==> flow/design.v <==
module ieee754multiplier (
    input logic clk, rst_n,
    input logic [31:0] a_i,
    input logic [31:0] b_i,
    input logic start_i,
    output logic done_o,
    output logic nan_o,
    output logic inifinit_o,
    output logic overflow_o,
    output logic underflow_o,
    output logic [31:0] product_o
);
typedef enum logic[1:0] {
    INITIAL_STATE = 2'b00,
    MULTIPLY_STEP = 2'b01,
    RESULT_VERIFICATION_STEP = 2'b10,
    DONE = 2'b11
} MULTIPLIER_FSM_STATE;
MULTIPLIER_FSM_STATE current_state;
logic [31:0] a_r, b_r;  
logic signal_a, signal_b;
logic [7:0] exponent_a, exponent_b;
logic [23:0] mantissa_a, mantissa_b;  
logic [47:0] mantissa_temp;
logic [9:0] exponent_temp;
logic [31:0] product_r;      
logic [1:0]  exponent_hi_r;  
always_comb begin : MULTIPLIER_COMB_BLOCK
    signal_a = a_r[31];  
    signal_b = b_r[31];  
    exponent_a = a_r[30:23];  
    exponent_b = b_r[30:23];  
    mantissa_a[23] = 1;
    mantissa_a[22:0] = a_r[22:0];   
    mantissa_b[23] = 1;
    mantissa_b[22:0] = b_r[22:0];   
    if (mantissa_a[22-:23] == 0 || mantissa_b[22-:23] == 0) begin  
        mantissa_temp = 0;  
        exponent_temp = 0;  
    end else begin
        mantissa_temp = mantissa_a * mantissa_b;  
        exponent_temp = exponent_a + exponent_b - 127;  
        if (mantissa_temp[47] == 1) begin  
            mantissa_temp = mantissa_temp >> 1;  
            exponent_temp = exponent_temp + 1;  
        end
    end
end
always_ff @(posedge clk, negedge rst_n) begin : MULTIPLIER_FF_BLOCK
    if(!rst_n) begin
        current_state <= INITIAL_STATE;
        a_r <= 32'b0;
        b_r <= 32'b0;
        product_r <= 32'b0;
        exponent_hi_r <= 2'b0;
        done_o <= 1'b0;
        nan_o <= 1'b0;
        inifinit_o <= 1'b0;
        overflow_o <= 1'b0;
        underflow_o <= 1'b0;
        product_o <= 32'b0;
    end else begin
        case (current_state)
            INITIAL_STATE, DONE: begin
                done_o <= 1'b0;
                if (start_i) begin
                    a_r <= a_i;
                    b_r <= b_i;
                    current_state <= MULTIPLY_STEP;
                end else begin
                    current_state <= INITIAL_STATE;
                end
            end
            MULTIPLY_STEP: begin
                product_r[31] <= signal_a ^ signal_b;  
                product_r[30:23] <= exponent_temp[7:0];  
                product_r[22:0] <= mantissa_temp[45:23];  
                exponent_hi_r <= exponent_temp[9:8];
                current_state <= RESULT_VERIFICATION_STEP;
            end
            RESULT_VERIFICATION_STEP: begin
                nan_o <= 1'b0;
                inifinit_o <= 1'b0;
                overflow_o <= 1'b0;
                underflow_o <= 1'b0;
                product_o <= product_r;
                if (product_r[30:23] == 8'hFF && product_r[22:0] != 23'b00) begin
                    nan_o <= 1'b1;
                    product_o <= 32'b00;
                end else if (product_r[30:23] == 8'b11111111 && product_r[22:0] == 23'b0) begin
                    inifinit_o <= 1'b1;
                end else if (exponent_hi_r[0] == 1'b1 || exponent_hi_r[1] == 1'b1) begin
                    overflow_o <= 1'b1;
                    product_o <= 32'h7FFFFFFF;
                end else if (product_r[30:23] == 8'b00000000) begin
                    underflow_o <= 1'b1;
                    product_o <= 32'b00;
                end
                done_o <= 1'b1;
                current_state <= DONE;
            end
        endcase
    end
end
endmodule
## Tool chain data of ieee754multiplier

Tool output for the design above, in the order of the flow.
Line numbers count from 1 in the design file above.
Cell names lack the library's common part.
The mark -- stands for no value.

- Top module: ieee754multiplier
- Clock port: clk
- Cell library: sky130hd
- Timing corner: tt_025C_1v80

## Word-level counts

Counts by Yosys on the flattened word-level netlist (proc, flatten, opt, wreduce; memories kept). Register bits leave out memories and registers merged into their read ports (data or address). Print and check cells are left out. Cells with the same type and inputs are merged into one.

- Add/sub/neg operators: 3
- Multiply operators: 1
- Divide/modulo/power cells: 0
- Magnitude comparators: 0
- Equal/unequal tests: 4
- Shifts and indexed selects: 0
- Mux-type cells: 21
- Bitwise logic cells: 1
- Reductions and logical operators: 13

Operator list:

| kind | number |
|---|---|
| 24-bit by 24-bit multiplier with 48-bit output | 1 |
| 32-bit two-way mux | 4 |
| 46-bit two-way mux | 2 |
| 23-bit logical NOT | 3 |
| 23-bit nonzero test | 1 |
| 10-bit two-way mux | 2 |
| 1-bit two-way mux | 11 |
| 10-bit by 1-bit adder with 10-bit output (second input constant) | 1 |
| 9-bit by 7-bit subtractor with 10-bit output (second input constant) | 1 |
| 8-bit by 8-bit adder with 9-bit output | 1 |
| 8-bit == test (second input constant) | 1 |
| 8-bit logical NOT | 1 |
| 2-bit parallel mux with 3-bit select | 1 |
| 2-bit == test (second input constant) | 2 |
| 1-bit logical AND | 2 |
| 1-bit logical OR | 2 |
| 2-bit by 1-bit == test with 1-bit output (second input constant) | 1 |
| 2-bit logical NOT | 1 |
| 2-bit AND reduction | 1 |
| 2-bit nonzero test | 1 |
| 2-bit OR reduction | 1 |
| 1-bit parallel mux with 2-bit select | 1 |
| 1-bit XOR | 1 |

- Register bits: 137
- Bits in latches: 0
- Bits in writable memories: 0
- Memory bits (read-only): 0
- Clocked read ports x word width: 0
- Memory cells: 0
- Input bits: 67

## Logic depth

Yosys ltp: most cells in a row. Word level: on the elaborated netlist, between registers, memories and ports. Mapped: between sequential cells and ports; inverters and the memories' decode and read muxes count.

- Word-level depth: 5
- ABC_AREA: 0
- Mapped depth: 29
- Gate-level depth less buffers: 25

## Mapped cells and area

The flow's flattened synthesis, as Yosys stat reports it; memories are mapped. The netlist is that of the ABC_AREA named above (0 if unset); the other value can give another one.

- Standard cells after synthesis: 2692
- Synthesis area: 0.0247663 mm^2
- Area of sequential cells: 0.0034796 mm^2
- Mapped flip-flops: 139
- Buffer cells: 132

Cells by type:

| cell | number |
|---|---|
| fa_1 | 482 |
| dfrtp_1 | 138 |
| inv_1 | 661 |
| ha_1 | 185 |
| and2_1 | 237 |
| nand2_1 | 313 |
| mux2_2 | 65 |
| clkbuf_1 | 114 |
| nor2_1 | 105 |
| o22ai_1 | 56 |
| a21oi_1 | 46 |
| xnor2_1 | 25 |
| mux2i_1 | 15 |
| o21ai_0 | 30 |
| nor4_1 | 21 |
| xor2_1 | 13 |
| o221ai_1 | 11 |
| nor3_1 | 19 |

Not listed: further types 48, cells in them 156.

## Timing after synthesis

OpenSTA on the mapped netlist: ideal clock, no wires. The path of least setup slack (recovery checks aside). Input and output delay are each 20% of the period. Register names are those of the netlist, which keeps one name where synthesis merged equal registers.

- Path type: flip-flop to flip-flop
- From: register b_r[3]
- To: register (name not given)
- Clock period: 9000 ps
- Launch time at the first pin: 0 ps
- Data arrival time: 6910 ps
- Slack: 1997 ps
- Path delay: 7002 ps
- Stages: 28
- Path buffers: 2
- Period reached after synthesis: 7003 ps

"path delay" is the arrival time less input delay plus setup time.
"stages": output pins that drive a net of the path, with the launching flip-flop's if there is one; two outputs of one cell count as two.
"period reached after synthesis" = period - worst setup slack (recovery checks aside). The figure is calculated, with input and output delays left at 20% of the set period.
Between the ends stands the longest chain of elaborated cells between them, by number of cells; it is not shown to be the way that was timed. Of several equally long chains one is given.
A line is the first line of the expression or statement that the cell stems from. Yosys adds cells for indexed reads and writes and turns some case tables into memories.

- Cells stage by stage: dfrtp_1 clkbuf_1 clkbuf_1 nand2_1 fa_1 inv_1 fa_1 inv_1 fa_1 inv_1 fa_1 inv_1 fa_1 inv_1 fa_1 inv_1 fa_1 inv_1 ha_1 nand4_2 nor4_2 o311ai_1 a21oi_2 o21ai_2 o31a_1 or3_1 a211o_1 o221ai_1
- Length of the longest elaborated chain: 3
- Elaborated cells on any way between the ends: 5
- RTL lines with such cells: 3

RTL lines, path after synthesis:

| item | line | RTL |
|---|---|---|
| from (decl) | 20 | `logic [31:0] a_r, b_r;` |
| from (assign) | 53 | `b_r <= 32'b0;` |
| from (assign) | 68 | `b_r <= b_i;` |
| 24-bit by 24-bit multiplier with 48-bit output | 41 | `mantissa_temp = mantissa_a * mantissa_b;` |
| 46-bit two-way mux | 43 | `if (mantissa_temp[47] == 1) begin` |
| 46-bit two-way mux | 37 | `if (mantissa_a[22-:23] == 0 \|\| mantissa_b[22-:23] == 0) begin` |
| to (assign) | 54 |  |
| to (assign) | 77 |  |
| to (decl) | 26 |  |

## Worst path after layout

From the final timing report of stored run 1: the path of least setup slack in the routed layout; clock arrival at registers is part of the times.
The report prints the path's times to 10 ps; the period is as set.

- Path type: flip-flop to flip-flop
- From: register b_r[6]
- To: register (name not given)
- Clock period: 7040 ps
- Launch time at the first pin: 510 ps
- Data arrival time: 7620 ps
- Slack: -170 ps
- Stages: 25
- Path buffers: 2

Between the ends stands the longest chain of elaborated cells between them, by number of cells; it is not shown to be the way that was timed. Of several equally long chains one is given.

- Cells stage by stage: dfrtp_2 buf_12 and2_1 fa_2 fa_1 inv_1 fa_2 fa_1 inv_2 fa_2 fa_1 inv_1 fa_1 inv_1 ha_4 nand3_4 buf_6 nor4_4 o311ai_2 a21oi_2 o21ai_2 o31a_1 or3_1 a211o_1 o221ai_2
- Length of the longest elaborated chain: 3
- Elaborated cells on any way between the ends: 5
- RTL lines with such cells: 3

RTL lines, path after layout:

| item | line | RTL |
|---|---|---|
| from (decl) | 20 | `logic [31:0] a_r, b_r;` |
| from (assign) | 53 | `b_r <= 32'b0;` |
| from (assign) | 68 | `b_r <= b_i;` |
| 24-bit by 24-bit multiplier with 48-bit output | 41 | `mantissa_temp = mantissa_a * mantissa_b;` |
| 46-bit two-way mux | 43 | `if (mantissa_temp[47] == 1) begin` |
| 46-bit two-way mux | 37 | `if (mantissa_a[22-:23] == 0 \|\| mantissa_b[22-:23] == 0) begin` |
| to (assign) | 54 |  |
| to (assign) | 77 |  |
| to (decl) | 26 |  |

FLOW RESULTS
============

Measured results for ieee754multiplier: 2 stored runs of the Yosys and OpenROAD flow on sky130hd. The settings differ; the order carries no meaning. The constraints put input and output delay at 20% of the set period each and load the outputs with 0.01 pF.
"worst setup path time": the worst setup path's part of the clock period (all of it between registers, 20% less for each end at a port) less its slack. A launch clock that arrives late makes it longer, a capture clock that arrives late makes it shorter.
"worst setup path time" is given in steps of 10 ps.

### Stored run 1

==> flow/run.sh <==
#!/bin/bash
# the make line also repeats the synthesis and layout settings of config.mk as NAME=value (left out here)
make -C /OpenROAD-flow-scripts/flow DESIGN_CONFIG=/design/flow/config.mk WORK_HOME=/design/flow/orfs CLKGATE_MAP_FILE= finish
==> flow/config.mk <==
export PLATFORM = sky130hd
export DESIGN_NAME = ieee754multiplier
export DESIGN_NICKNAME = ieee754multiplier
export VERILOG_FILES = /design/flow/design.v
export SDC_FILE = /design/flow/constraint.sdc
export NUM_CORES = 4
export LEC_CHECK = 0
export CAP_MARGIN = 10
export CORE_MARGIN = 2
export CORE_UTILIZATION = 27
export HOLD_SLACK_MARGIN = 0.13
export MAX_ROUTING_LAYER = met5
export MIN_ROUTING_LAYER = met1
export PLACE_DENSITY_LB_ADDON = 0.11
export SETUP_SLACK_MARGIN = 1.22
export SLEW_MARGIN = 20
export TNS_END_PERCENT = 25
==> flow/constraint.sdc <==
create_clock -name core_clock -period 7.04 [get_ports {clk}]
set_input_delay 1.4080 -clock core_clock [delete_from_list [all_inputs] [get_ports {clk}]]
set_output_delay 1.4080 -clock core_clock [all_outputs]
set_load 0.01 [all_outputs]

Results of stored run 1:
- Mapped cell area after synthesis: 0.0247663 mm^2
- Worst setup path time: 7210 ps
- Kind of the worst setup path: flip-flop to flip-flop
- Die area: 0.0941661 mm^2
- Setup TNS: -362 ps
- Standard-cell area of the final layout: 0.0306544 mm^2
- Lowest setup slack: -171 ps
- Smallest hold slack: 488 ps

### Stored run 2

==> flow/run.sh <==
#!/bin/bash
# the make line also repeats the synthesis and layout settings of config.mk as NAME=value (left out here)
make -C /OpenROAD-flow-scripts/flow DESIGN_CONFIG=/design/flow/config.mk WORK_HOME=/design/flow/orfs CLKGATE_MAP_FILE= finish
==> flow/config.mk <==
export PLATFORM = sky130hd
export DESIGN_NAME = ieee754multiplier
export DESIGN_NICKNAME = ieee754multiplier
export VERILOG_FILES = /design/flow/design.v
export SDC_FILE = /design/flow/constraint.sdc
export NUM_CORES = 4
export LEC_CHECK = 0
export ABC_AREA = 0
export CAP_MARGIN = 20
export CELL_PAD_IN_SITES_DETAIL_PLACEMENT = 0
export CELL_PAD_IN_SITES_GLOBAL_PLACEMENT = 1
export CORE_ASPECT_RATIO = 0.77
export CORE_MARGIN = 10
export CORE_UTILIZATION = 50
export CTS_CLUSTER_DIAMETER = 92
export CTS_CLUSTER_SIZE = 77
export GPL_ROUTABILITY_DRIVEN = 1
export GPL_TIMING_DRIVEN = 0
export MAX_ROUTING_LAYER = met4
export MIN_ROUTING_LAYER = met2
export SLEW_MARGIN = 20
export TNS_END_PERCENT = 20
==> flow/constraint.sdc <==
create_clock -name core_clock -period 12.3 [get_ports {clk}]
set_input_delay 2.4600 -clock core_clock [delete_from_list [all_inputs] [get_ports {clk}]]
set_output_delay 2.4600 -clock core_clock [all_outputs]
set_load 0.01 [all_outputs]

Outcome of stored run 2: stopped before the end: routing reported GRT-0116
